==> flow/design.v <==
`timescale 1ns/10ps
module  CED(
  input  clk,
  input  rst,
  input  enable,
  output reg ird,
  input  [7:0] idata,	
  output reg [13:0] iaddr,
  output reg cwr_mag_0,
  output reg [12:0] cdata_mag_wr0,
  output reg crd_mag_0,
  input  [12:0] cdata_mag_rd0,
  output reg [13:0] caddr_mag_0,
  output reg cwr_ang_0,
  output reg [12:0] cdata_ang_wr0,
  output reg crd_ang_0,
  input  [12:0] cdata_ang_rd0,
  output reg [13:0] caddr_ang_0,
  output reg cwr1,
  output reg [12:0] cdata_wr1,
  output reg crd1,
  input  [12:0] cdata_rd1,
  output reg [13:0] caddr_1,
  output reg cwr2,
  output reg [12:0] cdata_wr2,
  output reg [13:0] caddr_2,
  output done
);
  parameter INITIAL = 2'd0;
  parameter LAYER0  = 2'd1;
  parameter LAYER1  = 2'd2;
  parameter LAYER2  = 2'd3;
  parameter READ    = 2'd0;
  parameter EXECUTE = 2'd1;
  parameter WRITE   = 2'd2;
  reg  [2:0]  top_cs;
  reg  [2:0]  top_ns;
  reg  [2:0]  inner_cs;
  reg  [2:0]  inner_ns;
  reg  [13:0] p0_addr;  
  reg  [13:0] p1_addr;  
  reg  [12:0] gx_pixel;
  reg  [12:0] gy_pixel;
  reg  [5:0]  read0_cnt;
  reg  [2:0]  read1_cnt;
  reg  [3:0]  read2_cnt;
  reg  [7:0]  row_cnt;
  reg  [7:0]  column_cnt;
  reg         boundary0;
  wire        boundary;
  reg  [12:0] hys_data;
  wire        read_enable;
  wire        skip_to_write;
  wire        skip_to_write0;
  wire        skip_to_write1;
  wire        skip_to_write2;
  wire layer0_done;
  wire layer1_done;
  wire layer2_done;
  wire read0_done;
  wire read1_done;
  wire read2_done;
  wire read_done;
  assign read0_done = (read0_cnt==6'd41);
  assign read1_done = (read1_cnt==3'd6);
  assign read2_done = (read2_cnt==4'd12);
  assign layer0_done = (top_cs==LAYER0 && row_cnt==8'd126);
  assign layer1_done = (top_cs==LAYER1 && row_cnt==8'd126);
  assign layer2_done = (top_cs==LAYER2 && row_cnt==8'd126);
  assign read_enable = (crd_ang_0||crd_mag_0);
  assign boundary = (boundary0 & column_cnt!=0);
  assign read_done = (read0_done||read1_done||read2_done);
  assign skip_to_write0 = (read2_cnt==3 && hys_data>=13'd100);  
  assign skip_to_write1 = (read2_cnt==3 && hys_data<13'd50);    
  assign skip_to_write2 = (read2_cnt>=4 && read2_cnt<=12 && hys_data>=13'd100);    
  assign skip_to_write  = (skip_to_write0||skip_to_write1||skip_to_write2);
  assign done = layer2_done;
  always @(posedge clk, posedge rst) begin
    if (rst) begin
      top_cs <= INITIAL;
    end else begin
      top_cs <= top_ns;
    end
  end
  always @(*) begin
    top_ns=top_cs;
      case (top_cs)
        INITIAL:
          begin
            if (enable) begin
              top_ns=LAYER0;
            end
          end
        LAYER0:
          begin
            if (layer0_done) begin
              top_ns=LAYER1;
            end
          end
        LAYER1:
          begin
            if (layer1_done) begin
              top_ns=LAYER2;
            end
          end
        LAYER2:
          begin
          end
      endcase
  end
  always @(posedge clk, posedge rst) begin
    if (rst) begin
      inner_cs <= READ;
    end else begin
      inner_cs <= inner_ns;
    end
  end
  always @(*) begin
    inner_ns=inner_cs;
      case (inner_cs)
        READ:
          begin
            if (boundary0||skip_to_write) begin
              inner_ns=WRITE;
            end else if (read_done) begin
              inner_ns=EXECUTE;
            end
          end
        EXECUTE:
          begin
            inner_ns=WRITE;
          end
        WRITE:
          begin
            inner_ns=READ;
            if (boundary||layer1_done) begin
              inner_ns=WRITE;
            end
          end
      endcase
  end
  always @(*) begin
    ird=0;
    cwr_ang_0=0;
    cwr_mag_0=0;
    if (top_cs==LAYER0) begin
      case (inner_cs)
        READ:
          begin
            ird=1;
          end
        EXECUTE:
          begin
            ird=1;
          end
        WRITE:
          begin
            ird=1;
            cwr_ang_0=1;
            cwr_mag_0=1;
          end
      endcase
    end
  end
  always @(*) begin
    cwr1=0;
    crd_ang_0=0;
    crd_mag_0=0;
    if (top_cs==LAYER1) begin
      case (inner_cs)
        READ:
          begin
            crd_ang_0=1;
            crd_mag_0=1;
          end
        EXECUTE:
          begin
          end
        WRITE:
          begin
            cwr1=1;
          end
      endcase
    end
  end
  always @(*) begin
    crd1=0;
    cwr2=0;
    if (top_cs==LAYER2) begin
      case (inner_cs)
        READ:
          begin
            crd1=1;
          end
        EXECUTE:
          begin
          end
        WRITE:
          begin
            cwr2=1;
          end
      endcase
    end
  end
  wire [7:0] column_cnt_up;
  assign column_cnt_up = column_cnt+1;
  always @(posedge clk, posedge rst) begin
    if (rst) begin
      column_cnt <= 0;
    end else begin
      if (layer1_done) begin
        column_cnt <= 0;
      end else if (column_cnt!=8'd125 && inner_cs==WRITE) begin
        column_cnt <= column_cnt_up;
      end else if (column_cnt==8'd125 && inner_cs==WRITE) begin
        column_cnt <= 0;
      end
    end
  end
  wire [7:0] row_cnt_up;
  assign row_cnt_up = row_cnt+1;
  always @(posedge clk, posedge rst) begin
    if (rst) begin
      row_cnt <= 0;
    end else begin
      if (layer0_done||layer1_done) begin
        row_cnt <= 0;
      end else if (column_cnt!=8'd125 && inner_cs==WRITE) begin 
        row_cnt <= row_cnt;
      end else if (column_cnt==8'd125 && inner_cs==WRITE) begin
        row_cnt <= row_cnt_up;
      end
    end
  end
  wire [5:0] read0_cnt_up;
  assign read0_cnt_up = read0_cnt+1;
  always @(posedge clk, posedge rst) begin
    if (rst) begin
      read0_cnt <= 0;
    end else begin
      if (ird && read0_cnt!=6'd41) begin
        read0_cnt <= read0_cnt_up;
      end else if (ird && read0_cnt==6'd41) begin
        read0_cnt <= 0;
      end
    end
  end
  wire [2:0] read1_cnt_up;
  assign read1_cnt_up = read1_cnt+1;
  always @(posedge clk, posedge rst) begin
    if (rst) begin
      read1_cnt <= 0;
    end else begin
      if (read_enable && read1_cnt!=3'd6) begin
        read1_cnt <= read1_cnt_up;
      end else if (read_enable && read1_cnt==3'd6) begin
        read1_cnt <= 0;
      end
    end
  end
  wire [3:0] read2_cnt_up;
  assign read2_cnt_up = read2_cnt+1;
  always @(posedge clk, posedge rst) begin
    if (rst) begin
      read2_cnt <= 0;
    end else begin
      if (skip_to_write) begin
        read2_cnt <= 0;
      end else begin
        if (crd1 && read2_cnt!=4'd12) begin
          read2_cnt <= read2_cnt_up;
        end else if (crd1 && read2_cnt==4'd12) begin
          read2_cnt <= 0;
        end
      end
    end
  end
  wire [13:0] p0_addr_cnt_up; 
  wire [13:0] p0_addr_cnt_up3;
  assign p0_addr_cnt_up  = p0_addr+1;
  assign p0_addr_cnt_up3 = p0_addr+3;
  always @(posedge clk, posedge rst) begin
    if (rst) begin
      p0_addr <= 14'd129;
    end else begin
      if (read0_cnt==6'd8 && column_cnt!=8'd125) begin
        p0_addr <= p0_addr_cnt_up;
      end else if (read0_cnt==6'd8 && column_cnt==8'd125) begin
        p0_addr <= p0_addr_cnt_up3;
      end
    end
  end
  wire [13:0] p1_addr_cnt_up; 
  assign p1_addr_cnt_up  = p1_addr+1;
  always @(posedge clk, posedge rst) begin
    if (rst) begin
      p1_addr <= 14'd126;
    end else begin
      if (layer1_done) begin
        p1_addr <= 14'd126;
      end else if (top_cs>=LAYER1 && inner_cs==WRITE && row_cnt>=8'd1) begin
        p1_addr <= p1_addr_cnt_up;
      end
    end
  end
  wire [13:0] p0_addr1; 
  reg  [14:0] var1;
  assign p0_addr1=p0_addr+var1;  
  always @(*) begin
    var1 = 0;
    case (read0_cnt)
      0:  
        begin
          var1 = -14'd129;
        end
      1:  
        begin
          var1 = -14'd128;
        end
      2:  
        begin
          var1 = -14'd127;
        end
      3:  
        begin
          var1 = -14'd1;
        end
      4:  
        begin
          var1 = 0;
        end
      5:  
        begin
          var1 = 14'd1;
        end
      6:  
        begin
          var1 = 14'd127;
        end
      7:  
        begin
          var1 = 14'd128;
        end
      8:  
        begin
          var1 = 14'd129;
        end
    endcase
  end
  wire [13:0] p1_addr1;
  reg [14:0] var2;
  assign p1_addr1=p1_addr+var2;  
  always @(*) begin
    var2 = 0;
    case (read1_cnt)
      3:
        begin
          if (cdata_ang_rd0==13'd0) begin
            var2 = -14'd1;
          end else if (cdata_ang_rd0==13'd135) begin
            var2 = -14'd127;
          end else if (cdata_ang_rd0==13'd90) begin
            var2 = -14'd126;
          end else begin  
            var2 = -14'd125;
          end
        end
      4:
        begin
          if (cdata_ang_rd0==13'd0) begin
            var2 = 14'd1;
          end else if (cdata_ang_rd0==13'd135) begin
            var2 = 14'd127;
          end else if (cdata_ang_rd0==13'd90) begin
            var2 = 14'd126;
          end else begin  
            var2 = 14'd125;
          end
        end
    endcase
    if (hys_data>=13'd50 && hys_data<13'd100) begin
      case (read2_cnt)
        3: 
          begin
            var2 = -14'd127;
          end
        4: 
          begin
            var2 = -14'd126;
          end
        5: 
          begin
            var2 = -14'd125;
          end
        6: 
          begin
            var2 = -14'd1;
          end
        7: 
          begin
            var2 = 14'd1;
          end
        8: 
          begin
            var2 = 14'd125;
          end
        9: 
          begin
            var2 = 14'd126;
          end
        10: 
          begin
            var2 = 14'd127;
          end
      endcase
    end
  end
  always @(posedge clk, posedge rst) begin
    if (rst) begin
      iaddr<=0;
    end else begin
      if (ird) begin
        case (read0_cnt)
          0:
            begin
              iaddr<=p0_addr1;
            end
          1: 
            begin
              iaddr<=p0_addr1;
            end
          2:
            begin
              iaddr<=p0_addr1;
            end
          3:
            begin
              iaddr<=p0_addr1;
            end
          4:
            begin
              iaddr<=p0_addr1;
            end
          5:
            begin
              iaddr<=p0_addr1;
            end
          6:
            begin
              iaddr<=p0_addr1;
            end
          7:
            begin
              iaddr<=p0_addr1;
            end
          8:
            begin
              iaddr<=p0_addr1;
            end 
        endcase
      end
    end
  end
  reg  [9:0] idata_buffer_x;  
  wire [8:0] idata_mul2;
  assign idata_mul2 = idata<<1;
  always @(posedge clk, posedge rst) begin
    if (rst) begin
      idata_buffer_x <= 0;
    end else begin
      if (layer0_done) begin
        idata_buffer_x <= 0;
      end else if (ird) begin
        case (read0_cnt)
          2:
            begin
              idata_buffer_x <= -idata;
            end
          3:
            begin
              idata_buffer_x <= 0;
            end
          4:
            begin
              idata_buffer_x <= idata;
            end
          5:
            begin
              idata_buffer_x <= -idata_mul2;
            end
          6:
            begin
              idata_buffer_x <= 0;
            end
          7:
            begin
              idata_buffer_x <= idata_mul2;
            end
          8:
            begin
              idata_buffer_x <= -idata;
            end
          9:
            begin
              idata_buffer_x <= 0;
            end 
          10:
            begin
              idata_buffer_x <= idata;
            end 
        endcase
      end
    end
  end
  reg  [9:0] idata_buffer_y;  
  always @(posedge clk, posedge rst) begin
    if (rst) begin
      idata_buffer_y <= 0;
    end else begin
      if (layer0_done) begin
        idata_buffer_y <= 0;
      end else if (ird) begin
        case (read0_cnt)
          2:
            begin
              idata_buffer_y <= -idata;
            end
          3:
            begin
              idata_buffer_y <= -idata_mul2;
            end
          4:
            begin
              idata_buffer_y <= -idata;
            end
          5:
            begin
              idata_buffer_y <= 0;
            end
          6:
            begin
              idata_buffer_y <= 0;
            end
          7:
            begin
              idata_buffer_y <= 0;
            end
          8:
            begin
              idata_buffer_y <= idata;
            end
          9:
            begin
              idata_buffer_y <= idata_mul2;
            end 
          10:
            begin
              idata_buffer_y <= idata;
            end 
        endcase
      end
    end
  end
  wire [12:0] gx_pixel_sum;  
  assign gx_pixel_sum = $signed(gx_pixel)+$signed(idata_buffer_x);
  always @(posedge clk, posedge rst) begin
    if (rst) begin
      gx_pixel <= 0;
    end else begin
      if (read0_cnt>=6'd3) begin
        gx_pixel <= gx_pixel_sum;
      end else begin
        gx_pixel <= 0;
      end
    end
  end
  wire [12:0] gy_pixel_sum;  
  assign gy_pixel_sum = $signed(gy_pixel)+$signed(idata_buffer_y);
  always @(posedge clk, posedge rst) begin
    if (rst) begin
      gy_pixel <= 0;
    end else begin
      if (read0_cnt>=6'd3) begin
        gy_pixel <= gy_pixel_sum;
      end else begin
        gy_pixel <= 0;
      end
    end
  end
  reg  [12:0] mag0;
  wire [12:0] absolute_gx;
  wire [12:0] absolute_gy;
  wire [12:0] absolute_sum;
  assign absolute_gx = (gx_pixel_sum[12]==1)?(~gx_pixel_sum)+1:gx_pixel_sum; 
  assign absolute_gy = (gy_pixel_sum[12]==1)?(~gy_pixel_sum)+1:gy_pixel_sum; 
  assign absolute_sum = absolute_gx + absolute_gy;
  always @(posedge clk, posedge rst) begin
    if (rst) begin
      mag0 <= 0;
    end else begin
      mag0 <= absolute_sum;
    end
  end
  always @(posedge clk, posedge rst) begin
    if (rst) begin
      cdata_mag_wr0 <= 0;
    end else begin
      if (read0_cnt==12) begin
        cdata_mag_wr0 <= mag0;
      end
    end
  end
  wire [13:0] caddr_mag_0_cnt_up;
  assign caddr_mag_0_cnt_up = caddr_mag_0+1;
  always @(posedge clk, posedge rst) begin
    if (rst) begin
      caddr_mag_0 <= 0;
    end else begin
      if (cwr_mag_0) begin
        caddr_mag_0 <= caddr_mag_0_cnt_up;
      end else if (crd_mag_0) begin
        caddr_mag_0 <= p1_addr1;
      end
    end
  end
  wire [28:0] gy_pixel_sum_shf16 = gy_pixel_sum<<16;
  wire [28:0] div_out;
  divider2 div(
    .clk(clk),
    .rst(rst),
    .dividend(gy_pixel_sum_shf16),
    .divisor(gx_pixel_sum),
    .read0_cnt(read0_cnt),
    .out(div_out)
  );
  reg  [28:0] temp_result;
  always @(posedge clk, posedge rst) begin
    if (rst) begin
      temp_result <= 0;
    end else begin
      if (read0_cnt==6'd41) begin
        temp_result <= div_out;
      end
    end
  end
  reg ang_is_0;
  reg ang_is_90;
  always @(posedge clk, posedge rst) begin
    if (rst) begin
      ang_is_0 <= 0;
    end else begin
      if (read0_cnt==11) begin
        if (gy_pixel_sum==0 && gx_pixel_sum==0) begin
          ang_is_0 <= 1;
        end else begin
          ang_is_0 <= 0;
        end
      end
    end
  end
  always @(posedge clk, posedge rst) begin
    if (rst) begin
      ang_is_90 <= 0;
    end else begin
      if (read0_cnt==11) begin
        if (gy_pixel_sum!=0 && gx_pixel_sum==0) begin
          ang_is_90 <= 1;
        end else begin
          ang_is_90 <= 0;
        end
      end
    end
  end
  reg  [12:0] ang;
  always @(posedge clk, posedge rst) begin
    if (rst) begin
      ang <= 13'd0;
    end else begin
      if (ang_is_0) begin
        ang <= 13'd0;
      end else if (ang_is_90) begin
        ang <= 13'd90;
      end else begin
        if ($signed(temp_result)<$signed(29'h00006A09)&&$signed(temp_result)>$signed(29'h1FFF95F7)) begin
          ang <= 13'd0;
        end else if ($signed(temp_result)>$signed(29'h00006A09)&&$signed(temp_result)<$signed(29'h00026A09)) begin
          ang <= 13'd45;
        end else if ($signed(temp_result)>$signed(29'h00026A09)||$signed(temp_result)<$signed(29'h1FFD95F7)) begin
          ang <= 13'd90;
        end else if ($signed(temp_result)<$signed(29'h1FFF95F7)&&$signed(temp_result)>$signed(29'h1FFD95F7)) begin
          ang <= 13'd135;
        end
      end
    end
  end
  always @(*) begin
    cdata_ang_wr0 = ang;
  end
  wire [13:0] caddr_ang_0_cnt_up;
  assign caddr_ang_0_cnt_up = caddr_ang_0+1;
  always @(posedge clk, posedge rst) begin
    if (rst) begin
      caddr_ang_0 <= 0;
    end else begin
      if (cwr_ang_0) begin
        caddr_ang_0 <= caddr_ang_0_cnt_up;
      end else if (crd_ang_0) begin
        caddr_ang_0 <= p1_addr;
      end
    end
  end
  reg [12:0] mag1_0;
  reg [12:0] mag1_1;
  reg [12:0] mag1_2;
  always @(posedge clk, posedge rst) begin
    if (rst) begin
      mag1_0 <= 0;
    end else begin
      if (read1_cnt==3'd4) begin
        mag1_0 <= cdata_mag_rd0;
      end
    end
  end
  always @(posedge clk, posedge rst) begin
    if (rst) begin
      mag1_1 <= 0;
    end else begin
      if (read1_cnt==3'd5) begin
        mag1_1 <= cdata_mag_rd0;
      end
    end
  end
  always @(posedge clk, posedge rst) begin
    if (rst) begin
      mag1_2 <= 0;
    end else begin
      if (read1_cnt==3'd6) begin
        mag1_2 <= cdata_mag_rd0;
      end
    end
  end
  always @(*) begin
    boundary0 = 0;
    if (top_cs>=LAYER1) begin
      if (row_cnt==0||row_cnt==8'd125||column_cnt==0||column_cnt==8'd125) begin
        boundary0 = 1;
      end
    end
  end
  always @(*) begin
    cdata_wr1 = 0;
    if (boundary0) begin
      cdata_wr1 = 0;
    end else begin
      if (mag1_0>=mag1_1 && mag1_0>=mag1_2) begin
        cdata_wr1 = mag1_0;
      end
    end
  end
  wire [13:0] caddr_1_cnt_up;
  assign caddr_1_cnt_up = caddr_1+1;
  always @(posedge clk, posedge rst) begin
    if (rst) begin
      caddr_1 <= 0;
    end else begin
      if (cwr1) begin
        caddr_1 <= caddr_1_cnt_up;
      end else if (crd1) begin
        caddr_1 <= p1_addr1;
      end 
    end
  end
  always @(posedge clk, posedge rst) begin
    if (rst) begin
      hys_data <= 0;
    end else begin
      if (read2_cnt>=3'd2) begin
        if (cdata_rd1>=hys_data) begin
          hys_data <= cdata_rd1;
        end
      end else if (read2_cnt==3'd1) begin
        hys_data <= 0;
      end
    end
  end
  always @(*) begin
    cdata_wr2 = 0;
    if (boundary0) begin
      cdata_wr2 = 0;
    end else begin
      if (hys_data>=13'd100) begin
        cdata_wr2 = 13'd255;
      end else if (hys_data<13'd50) begin
        cdata_wr2 = 0;
      end 
    end
  end
  wire [13:0] caddr_2_cnt_up;
  assign caddr_2_cnt_up = caddr_2+1;
  always @(posedge clk, posedge rst) begin
    if (rst) begin
      caddr_2 <= 0;
    end else begin
      if (cwr2) begin
        caddr_2 <= caddr_2_cnt_up;
      end
    end
  end
endmodule
module divider2 (
  input                clk,
  input                rst,
  input      [28:0]    dividend,   
  input      [12:0]    divisor,    
  input      [5:0]     read0_cnt,
  output reg [28:0]    out
);
  parameter S0  = 0;
  parameter S1  = 1;
  parameter S2  = 2;
  parameter S3  = 3;
  parameter S4  = 4;
  parameter S5  = 5;
  parameter S6  = 6;
  parameter S7  = 7;
  parameter S8  = 8;
  parameter S9  = 9;
  parameter S10 = 10;
  parameter S11 = 11;
  parameter S12 = 12;
  parameter S13 = 13;
  parameter S14 = 14;
  parameter S15 = 15;
  parameter S16 = 16;
  parameter S17 = 17;
  parameter S18 = 18;
  parameter S19 = 19;
  parameter S20 = 20;
  parameter S21 = 21;
  parameter S22 = 22;
  parameter S23 = 23;
  parameter S24 = 24;
  parameter S25 = 25;
  parameter S26 = 26;
  parameter S27 = 27;
  parameter S28 = 28;
  reg [4:0]  div_cs;
  reg [4:0]  div_ns;
  reg        sign;
  reg [28:0] udividend;  
  reg [12:0] udivisor;   
  reg [13:0] udividend_reg;
  reg [28:0] merchant;
  reg [12:0] remainder;
  always @(posedge clk, posedge rst) begin
    if (rst) begin
      div_cs <= S0;
    end else begin
      if (read0_cnt>=12 && read0_cnt<41) begin
        div_cs <= div_ns;
      end else begin
        div_cs <= S0;
      end
    end
  end
  always @(*) begin
    div_ns = div_cs;
    case (div_cs)
      S0:
        begin
          div_ns = S1;
        end
      S1:
        begin
          div_ns = S2;
        end
      S2:
        begin
          div_ns = S3;
        end
      S3:
        begin
          div_ns = S4;
        end
      S4:
        begin
          div_ns = S5;
        end
      S5:
        begin
          div_ns = S6;
        end
      S6:
        begin
          div_ns = S7;
        end
      S7:
        begin
          div_ns = S8;
        end
      S8:
        begin
          div_ns = S9;
        end
      S9:
        begin
          div_ns = S10;
        end
      S10:
        begin
          div_ns = S11;
        end
      S11:
        begin
          div_ns = S12;
        end
      S12:
        begin
          div_ns = S13;
        end
      S13:
        begin
          div_ns = S14;
        end
      S14:
        begin
          div_ns = S15;
        end
      S15:
        begin
          div_ns = S16;
        end
      S16:
        begin
          div_ns = S17;
        end
      S17:
        begin
          div_ns = S18;
        end
      S18:
        begin
          div_ns = S19;
        end
      S19:
        begin
          div_ns = S20;
        end
      S20:
        begin
          div_ns = S21;
        end
      S21:
        begin
          div_ns = S22;
        end
      S22:
        begin
          div_ns = S23;
        end
      S23:
        begin
          div_ns = S24;
        end
      S24:
        begin
          div_ns = S25;
        end
      S25:
        begin
          div_ns = S26;
        end
      S26:
        begin
          div_ns = S27;
        end
      S27:
        begin
          div_ns = S28;
        end
      S28:
        begin
          div_ns = S0;
        end
    endcase
  end
  reg [28:0] udividend0;
  reg [12:0] udivisor0;
  always @(*) begin
    udividend0 = (dividend[28]==1) ? ~(dividend)+1 : dividend;
    udivisor0 = (divisor[12]==1)  ? ~(divisor)+1  : divisor;  
  end
  always @(posedge clk, posedge rst) begin
    if (rst) begin
      udividend <= 0;
      udivisor  <= 0;
    end else begin
      if (read0_cnt==11) begin
        udividend <= udividend0;
        udivisor  <= udivisor0;
      end
    end
  end
  always @(*) begin
    udividend_reg = 0;
    case (div_cs)
      S0:
        begin
          udividend_reg = udividend[28];
        end
      S1:
        begin
          udividend_reg = {remainder, udividend[27]};
        end
      S2:
        begin
          udividend_reg = {remainder, udividend[26]};
        end
      S3:
        begin
          udividend_reg = {remainder, udividend[25]};
        end
      S4:
        begin
          udividend_reg = {remainder, udividend[24]};
        end
      S5:
        begin
          udividend_reg = {remainder, udividend[23]};
        end
      S6:
        begin
          udividend_reg = {remainder, udividend[22]};
        end
      S7:
        begin
          udividend_reg = {remainder, udividend[21]};
        end
      S8:
        begin
          udividend_reg = {remainder, udividend[20]};
        end
      S9:
        begin
          udividend_reg = {remainder, udividend[19]};
        end
      S10:
        begin
          udividend_reg = {remainder, udividend[18]};
        end
      S11:
        begin
          udividend_reg = {remainder, udividend[17]};
        end
      S12:
        begin
          udividend_reg = {remainder, udividend[16]};
        end
      S13:
        begin
          udividend_reg = {remainder, udividend[15]};
        end
      S14:
        begin
          udividend_reg = {remainder, udividend[14]};
        end
      S15:
        begin
          udividend_reg = {remainder, udividend[13]};
        end
      S16:
        begin
          udividend_reg = {remainder, udividend[12]};
        end
      S17:
        begin
          udividend_reg = {remainder, udividend[11]};
        end
      S18:
        begin
          udividend_reg = {remainder, udividend[10]};
        end
      S19:
        begin
          udividend_reg = {remainder, udividend[9]};
        end
      S20:
        begin
          udividend_reg = {remainder, udividend[8]};
        end
      S21:
        begin
          udividend_reg = {remainder, udividend[7]};
        end
      S22:
        begin
          udividend_reg = {remainder, udividend[6]};
        end
      S23:
        begin
          udividend_reg = {remainder, udividend[5]};
        end
      S24:
        begin
          udividend_reg = {remainder, udividend[4]};
        end
      S25:
        begin
          udividend_reg = {remainder, udividend[3]};
        end
      S26:
        begin
          udividend_reg = {remainder, udividend[2]};
        end
      S27:
        begin
          udividend_reg = {remainder, udividend[1]};
        end
      S28:
        begin
          udividend_reg = {remainder, udividend[0]};
        end
    endcase
  end
  wire [28:0] merchant_shf;
  wire [28:0] merchant_shf_up;
  assign merchant_shf = (merchant<<1);
  assign merchant_shf_up = (merchant<<1)+1;
  always @(posedge clk, posedge rst) begin
    if (rst) begin
      merchant <= 0;
    end else begin
      if (read0_cnt==41) begin
        merchant <= 0;
      end else begin
        if (udividend_reg>=udivisor && read0_cnt>=12) begin
          merchant <= merchant_shf_up;   
        end else begin
          merchant <= merchant_shf;      
        end
      end
    end
  end
  wire [12:0] remainder0;
  assign remainder0 = udividend_reg-udivisor;
  always @(posedge clk, posedge rst) begin
    if (rst) begin
      remainder <= 0;
    end else begin
      remainder <= udividend_reg;
      if (udividend_reg>=udivisor) begin
        remainder <= remainder0;  
      end
    end
  end
  wire sign_bit = dividend[28]^divisor[12];
  always @(posedge clk, posedge rst) begin
    if (rst) begin
      sign <= 0;
    end else begin
      if (read0_cnt==11) begin
        sign <= sign_bit;
      end
    end
  end
  always @(*) begin
    out = (sign==1) ? (~merchant)+1 : merchant;
  end
endmodule
--- tool output ---
* Tool chain data of CED *
Each step is given for the RTL above and for the edited RTL.
"before" refers to lines of the RTL above, "after" to lines of the edited file.
"change": "after" minus "before" as printed here. "rel. change": 100 x difference / "before".
Library cell names are shortened.
A cell with -- has no value.

design
  design top = CED
  clock port = clk
  cell library = sky130hd
  corner = tt_025C_1v80

* Edit of the RTL *
The edit as a unified diff against the file above.
This change comes from a script, not from a designer. The edited design behaves differently; no optimisation was intended.

begin of diff
@@ -576,5 +576,5 @@
   end
   wire [12:0] gy_pixel_sum;  
-  assign gy_pixel_sum = $signed(gy_pixel)+$signed(idata_buffer_y);
+  assign gy_pixel_sum = $signed(gy_pixel)|$signed(idata_buffer_y);
   always @(posedge clk, posedge rst) begin
     if (rst) begin
end of diff

* Word-level counts *
Source: Yosys, flattened and elaborated, memories not mapped. Widths are those after wreduce. Registers that Yosys merges into a memory's read port (data or address) are not register bits. Print and check cells do not count.
Memory sizes are those after Yosys's memory passes, which may raise the word count (mostly to a power of two), join words into wider ones and drop unused or constant bits.

storage and ports
  item                         before  after  change  rel. change (%)
  flip-flop bits (word level)  391     391    0       0.00
  memory cells                 1       1      0       0.00
  input bits                   50      50     0       0.00
  output and inout port bits   131     131    0       0.00
  word-level cells             336     336    0       0.00
  memory bits (read-only)      240     240    0       0.00

operators by class
  item                        before  after  change  rel. change (%)
  muxes and demuxes           85      85     0       0.00
  $add $sub $neg              25      24     -1      -4.00
  reduce/logical cells        82      82     0       0.00
  $lt $le $gt $ge             24      24     0       0.00
  bitwise gates (word level)  6       7      +1      +16.67
  equal/unequal tests         79      79     0       0.00

memories
  item                                          before            after
  shape (words x width / read and write ports)  16 x 15 bit 1R0W  16 x 15 bit 1R0W

operators by type and width
  kind                                                      before  after  change  rel. change (%)
  13-bit by 10-bit adder with 13-bit output                 2       1      -1      -50.00
  13-bit by 10-bit OR with 13-bit output                    0       1      +1      --
  1-bit logical AND                                         28      28     0       0.00
  13-bit 2-to-1 mux                                         16      16     0       0.00
  1-bit 2-to-1 mux                                          14      14     0       0.00
  5-bit == test with constant B                             13      13     0       0.00
  14-bit 2-to-1 mux                                         12      12     0       0.00
  1-bit logical OR                                          11      11     0       0.00
  2-bit nonzero test                                        9       9      0       0.00
  5-bit by 4-bit == test with 1-bit output with constant B  8       8      0       0.00
  8-bit 2-to-1 mux                                          8       8      0       0.00
  3-bit 2-to-1 mux                                          7       7      0       0.00
  14-bit by 1-bit adder with 14-bit output with constant B  6       6      0       0.00
  3-bit by 2-bit == test with 1-bit output with constant B  6       6      0       0.00
  2-bit AND reduction                                       6       6      0       0.00
  6-bit by 4-bit == test with 1-bit output with constant B  5       5      0       0.00
  4-bit by 3-bit == test with 1-bit output with constant B  4       4      0       0.00
  4-bit == test with constant B                             4       4      0       0.00
  5-bit by 3-bit == test with 1-bit output with constant B  4       4      0       0.00
  6-bit by 3-bit == test with 1-bit output with constant B  4       4      0       0.00
  10-bit 2-to-1 mux                                         4       4      0       0.00
  2-bit 2-to-1 mux                                          4       4      0       0.00
  29-bit 2-to-1 mux                                         4       4      0       0.00
  2-bit inequality test with constant B                     4       4      0       0.00
  3-bit nonzero test                                        4       4      0       0.00
  2-bit OR reduction                                        4       4      0       0.00
  29-bit by 1-bit adder with 29-bit output with constant B  3       3      0       0.00
  3-bit by 1-bit == test with 1-bit output with constant B  3       3      0       0.00

Not every row of either side is listed.

* Logic depth *
Longest topological path by Yosys (ltp), each cell counted once; first at word level (registers and memories cut), then after technology mapping (sequential cells cut; the memories' decode and read muxes count).

depth
  item                           before  after  change  rel. change (%)
  depth in word-level cells      10      10     0       0.00
  ABC_AREA                       0       0      --      --
  gate-level depth with buffers  23      21     -2      -8.70
  depth with buffers taken out   22      20     -2      -9.09

* Synthesis result *
Yosys stat after the flow's synthesis: flattened, memories mapped to cells. It holds for the ABC_AREA given above (unset counts as 0); a run with the other value may have another netlist.

synthesis totals
  item                             before   after    change  rel. change (%)
  buffers                          96       101      +5      +5.21
  synthesis area (um^2)            22501.6  22223.8  -277.8  -1.23
  area of sequential cells (um^2)  9848.2   9848.2   0.0     0.00
  flip-flops                       393      393      0       0.00
  cell count                       2352     2338     -14     -0.60

cells by type
  cell      before  after  change  rel. change (%)
  nor2_1    182     211    +29     +15.93
  and2_1    91      69     -22     -24.18
  inv_1     132     113    -19     -14.39
  a21oi_1   159     141    -18     -11.32
  xnor2_1   89      73     -16     -17.98
  nand2_1   188     203    +15     +7.98
  a22o_1    3       17     +14     +466.67
  ha_1      145     132    -13     -8.97
  clkbuf_1  64      75     +11     +17.19
  o21a_1    23      13     -10     -43.48
  nor3b_1   3       13     +10     +333.33
  mux2_2    90      81     -9      -10.00
  nor3_1    52      61     +9      +17.31
  o21bai_1  9       1      -8      -88.89
  o211ai_1  3       11     +8      +266.67
  o21ai_0   168     161    -7      -4.17
  nand4_1   29      36     +7      +24.14
  nand2b_1  22      15     -7      -31.82

Not every row of either side is listed.
By module: a second synthesis without flattening, with its own total; a netlist apart from the flattened one above.

second synthesis, totals
  item                                     before   after    change  rel. change (%)
  cell total of the unflattened synthesis  2532     2473     -59     -2.33
  area (unflattened synthesis) (um^2)      24161.9  23845.4  -316.5  -1.31

Each row is one instance without its submodules.

modules, before
  module    sequential area (um^2)  area (um^2)  times used  cells
  CED       7394.6                  18004.8      1           1909
  divider2  2854.0                  6157.2       1           623

modules, after
  module    sequential area (um^2)  area (um^2)  times used  cells
  CED       7394.6                  17688.2      1           1850
  divider2  2854.0                  6157.2       1           623

* Timing after synthesis *
Source: OpenSTA report_checks on the synthesized netlist (no wires, ideal clock, input and output delay 20% of the period each), path of least setup slack; recovery checks are left aside. Register names are those of the netlist, which keeps one name where synthesis merged equal registers.

path post-synthesis
  item                           before                      after                     change  rel. change (%)
  path kind                      reg2reg                     in2reg                    --      --
  start point                    register idata_buffer_y[0]  input cdata_ang_rd0[8]    --      --
  end point                      register mag0[12]           register caddr_mag_0[10]  --      --
  time at the first pin (ns)     0.000                       1.000                     +1.000  --
  path buffers                   1                           0                         -1      -100.00
  period (ns)                    5.0                         5.0                       0.0     0.00
  path delay (ns)                4.613                       3.495                     -1.118  -24.24
  library setup time (ns)        0.130                       0.104                     -0.026  --
  arrival (ns)                   4.483                       4.391                     -0.092  -2.05
  path slack (ns)                0.387                       0.505                     +0.118  --
  stages                         23                          16                        -7      -30.43
  input delay (ns)               --                          1.000                     --      --
  data required time (ns)        4.870                       4.896                     +0.026  +0.53
  synthesis period reached (ns)  4.613                       4.495                     -0.118  -2.56

"path delay" is the arrival time less input delay plus setup time.
"stages" counts driving pins, that of a launching flip-flop among them; a cell with two outputs on the path counts twice.
"synthesis period reached" is the clock period less the worst setup slack; recovery checks do not enter. This is arithmetic on one report: input and output delays are still those of the set period (20% each).
The rows between start and end are the longest chain of elaborated cells between them; the timing report does not say that the signal goes this way. Where chains are equally long, one stands for them.
Each line given opens the expression or statement behind the cell; cells for indexed reads and writes are added by Yosys, which also makes memories of some case tables.
At most two assigning lines are given for a register; there are more.

between the ends, post-synthesis, before
  cell sequence = dfrtp_1 > ha_1 > inv_1 > fa_1 > nand2b_1 > a21oi_1 > nor4b_1 > nor3b_1 > a221oi_2 > xnor2_1 > clkbuf_1 > mux2i_1 > fa_1 > a21o_1 > a21oi_1 > o21bai_1 > a21oi_1 > o21bai_1 > a21oi_1 > nor2b_1 > a221oi_2 > o31ai_1 > xnor2_1
  length of the longest elaborated chain = 5
  elaborated cells between the ends (all ways) = 5
  RTL lines with such cells = 3
  those cells by class = 3 x add/sub; 1 x mux; 1 x logic

RTL lines, path post-synthesis, before
  item                                       RTL line  text
  start: declaration                         515       reg  [9:0] idata_buffer_y;
  start: assignment                          526       idata_buffer_y <= -idata;
  start: assignment                          530       idata_buffer_y <= -idata_mul2;
  13-bit by 10-bit adder with 13-bit output  578       assign gy_pixel_sum = $signed(gy_pixel)+$signed(idata_buffer_y);
  13-bit inverter                            595       assign absolute_gy = (gy_pixel_sum[12]==1)?(~gy_pixel_sum)+1:gy_pixel_sum;
  13-bit by 1-bit adder with 13-bit output   595
  13-bit 2-to-1 mux                          595
  13-bit adder                               596       assign absolute_sum = absolute_gx + absolute_gy;
  end: assignment                            599       mag0 <= 0;
  end: assignment                            601       mag0 <= absolute_sum;
  end: declaration                           590       reg  [12:0] mag0;

Nets of the timed path that keep an RTL name, with a line that drives or declares them; the list need not be complete.

named nets, post-synthesis, before
  net             RTL line
  absolute_gy[1]  595

between the ends, post-synthesis, after
  cell sequence = or4_1 > nor3_1 > nand3_1 > nor2_1 > mux2_2 > mux2i_1 > ha_1 > a21o_1 > a21oi_1 > nor2b_1 > o21a_1 > o31a_1 > a41oi_1 > nor2b_1 > xor2_1 > a221oi_1
  length of the longest elaborated chain = 10
  elaborated cells between the ends (all ways) = 15
  those cells by class = 1 x add/sub; 2 x eq/ne; 11 x mux; 1 x reduce/logical

RTL lines, path post-synthesis, after
  item                                       RTL line  text
  start: declaration                         17        input  [12:0] cdata_ang_rd0,
  13-bit by 7-bit == test with 1-bit output  374       end else if (cdata_ang_rd0==13'd90) begin
  2-bit 2-to-1 mux                           374
  2-bit 2-to-1 mux                           372       end else if (cdata_ang_rd0==13'd135) begin
  7-bit 2-to-1 mux                           370       if (cdata_ang_rd0==13'd0) begin
  14-bit case mux with 2-bit select          355       case (read1_cnt)
  14-bit case mux with 8-bit select          382       case (read2_cnt)
  14-bit 2-to-1 mux                          381       if (hys_data>=13'd50 && hys_data<13'd100) begin
  14-bit adder                               352       assign p1_addr1=p1_addr+var2;
  14-bit 2-to-1 mux                          621       end else if (crd_mag_0) begin
  14-bit 2-to-1 mux                          619       if (cwr_mag_0) begin
  end: assignment                            620       caddr_mag_0 <= caddr_mag_0_cnt_up;
  end: assignment                            622       caddr_mag_0 <= p1_addr1;
  end: declaration                           13        output reg [13:0] caddr_mag_0,

* Timing after layout *
Path of least setup slack in the final report of each run of set A (OpenROAD, finished layout, wires in). Where an end is a register, its clock arrival counts in the times.

path post-layout
  item                        before                after                       change  rel. change (%)
  path kind                   reg2out               reg2reg                     --      --
  start point                 register mag1_0[1]    register idata_buffer_x[0]  --      --
  end point                   output cdata_wr1[12]  register mag0[12]           --      --
  period (ns)                 4.76                  4.76                        0.00    0.00
  arrival (ns)                3.61                  4.97                        +1.36   +37.67
  path buffers                4                     1                           -3      -75.00
  time at the first pin (ns)  0.56                  0.59                        +0.03   +5.36
  data required time (ns)     3.81                  5.23                        +1.42   +37.27
  path slack (ns)             0.20                  0.26                        +0.06   --
  library setup time (ns)     --                    0.12                        --      --
  stages                      17                    21                          +4      +23.53
  external output delay (ns)  0.95                  --                          --      --

The rows between start and end are the longest chain of elaborated cells between them; the timing report does not say that the signal goes this way. Where chains are equally long, one stands for them.
At most two assigning lines are given for a register; there are more.

between the ends, post-layout, before
  cell sequence = dfrtp_1 > ha_1 > nor2b_1 > o21a_1 > o21a_1 > o21a_1 > o21a_1 > o21a_1 > o21ai_2 > nand2b_1 > a2111oi_4 > buf_4 > buf_4 > buf_4 > nor3_4 > and2_1 > dlymetal6s2s_1
  length of the longest elaborated chain = 4
  elaborated cells between the ends (all ways) = 5
  RTL lines with such cells = 2
  those cells by class = 2 x compare; 2 x mux; 1 x reduce/logical

RTL lines, path post-layout, before
  item                  RTL line  text
  start: declaration    712       reg [12:0] mag1_0;
  start: assignment     717       mag1_0 <= 0;
  start: assignment     720       mag1_0 <= cdata_mag_rd0;
  13-bit >= comparator  755       if (mag1_0>=mag1_1 && mag1_0>=mag1_2) begin
  1-bit logical AND     755
  13-bit 2-to-1 mux     755
  13-bit 2-to-1 mux     752       if (boundary0) begin
  end: declaration      20        output reg [12:0] cdata_wr1,

between the ends, post-layout, after
  cell sequence = dfrtp_1 > ha_1 > inv_1 > fa_1 > nand2b_1 > a21oi_1 > o21ai_0 > o21a_1 > o211ai_1 > buf_4 > nor2_1 > xnor2_1 > ha_1 > or2_2 > o311a_1 > nor4_1 > nor3_1 > nor2_1 > nor4b_1 > nor3_1 > xnor2_1
  length of the longest elaborated chain = 5
  elaborated cells between the ends (all ways) = 5
  those cells by class = 3 x add/sub; 1 x mux; 1 x logic

RTL lines, path post-layout, after
  item                                       RTL line  text
  start: declaration                         464       reg  [9:0] idata_buffer_x;
  start: assignment                          477       idata_buffer_x <= -idata;
  start: assignment                          485       idata_buffer_x <= idata;
  13-bit by 10-bit adder with 13-bit output  565       assign gx_pixel_sum = $signed(gx_pixel)+$signed(idata_buffer_x);
  13-bit inverter                            594       assign absolute_gx = (gx_pixel_sum[12]==1)?(~gx_pixel_sum)+1:gx_pixel_sum;
  13-bit by 1-bit adder with 13-bit output   594
  13-bit 2-to-1 mux                          594
  13-bit adder                               596       assign absolute_sum = absolute_gx + absolute_gy;
  end: assignment                            599       mag0 <= 0;
  end: assignment                            601       mag0 <= absolute_sum;
  end: declaration                           590       reg  [12:0] mag0;

Nets of the timed path that keep an RTL name, with a line that drives or declares them; the list need not be complete.

named nets, post-layout, after
  net             RTL line
  absolute_gx[5]  594

* Measured runs *
Both versions went through the flow (Yosys, OpenROAD) with the same settings in each pair. Constraints: input delay and output delay 20% of the set period each, output load 0.01 pF.

flow settings, set A
  period_ns = 4.76
  CAP_MARGIN = 20
  CORE_MARGIN = 2
  CORE_UTILIZATION = 40
  SLEW_MARGIN = 20

measured results, set A
  item                                       before   after    change  rel. change (%)
  post-route worst hold slack (ns)           0.475    0.474    -0.001  --
  power consumption (mW)                     7.124    7.199    +0.075  +1.05
  area inside the die boundary (um^2)        58167.8  57460.9  -706.9  -1.22
  lowest setup slack (ns)                    0.195    0.257    +0.062  --
  total negative slack on setup checks (ns)  0.000    0.000    0.000   --
  standard-cell area after routing (um^2)    26743.1  26340.3  -402.8  -1.51
  area of the synthesized netlist (um^2)     22501.6  22223.8  -277.8  -1.23
  clock period reached (ns)                  4.565    4.503    -0.062  -1.36
  utilization in the final report (%)        48.4     47.9     -0.5    --

flow settings, set B
  CAP_MARGIN = 10
  CELL_PAD_IN_SITES_DETAIL_PLACEMENT = 0
  CELL_PAD_IN_SITES_GLOBAL_PLACEMENT = 3
  CORE_UTILIZATION = 22
  GPL_ROUTABILITY_DRIVEN = 0
  GPL_TIMING_DRIVEN = 1
  MAX_ROUTING_LAYER = met5
  MIN_ROUTING_LAYER = met2
  PLACE_DENSITY_LB_ADDON = 0.22
  TNS_END_PERCENT = 10
  period_ns = 6.26
  CORE_MARGIN = 2
  SLEW_MARGIN = 20

measured results, set B
  item                                       before    after     change   rel. change (%)
  post-route worst hold slack (ns)           0.477     0.458     -0.019   --
  power consumption (mW)                     6.191     5.888     -0.303   -4.89
  area inside the die boundary (um^2)        104853.0  103575.0  -1278.0  -1.22
  lowest setup slack (ns)                    0.791     1.132     +0.341   --
  total negative slack on setup checks (ns)  0.000     0.000     0.000    --
  standard-cell area after routing (um^2)    27697.8   27142.3   -555.5   -2.01
  area of the synthesized netlist (um^2)     22501.6   22223.8   -277.8   -1.23
  clock period reached (ns)                  5.469     5.128     -0.341   -6.24
  utilization in the final report (%)        27.3      27.1      -0.2     --

"clock period reached" is the run's clock period less its worst setup slack. It is reckoned from that one timing run; input and output delays stay at 20% of the period that was set.
"power consumption" is the tool's figure for a default switching activity; nothing was simulated.
--- end ---
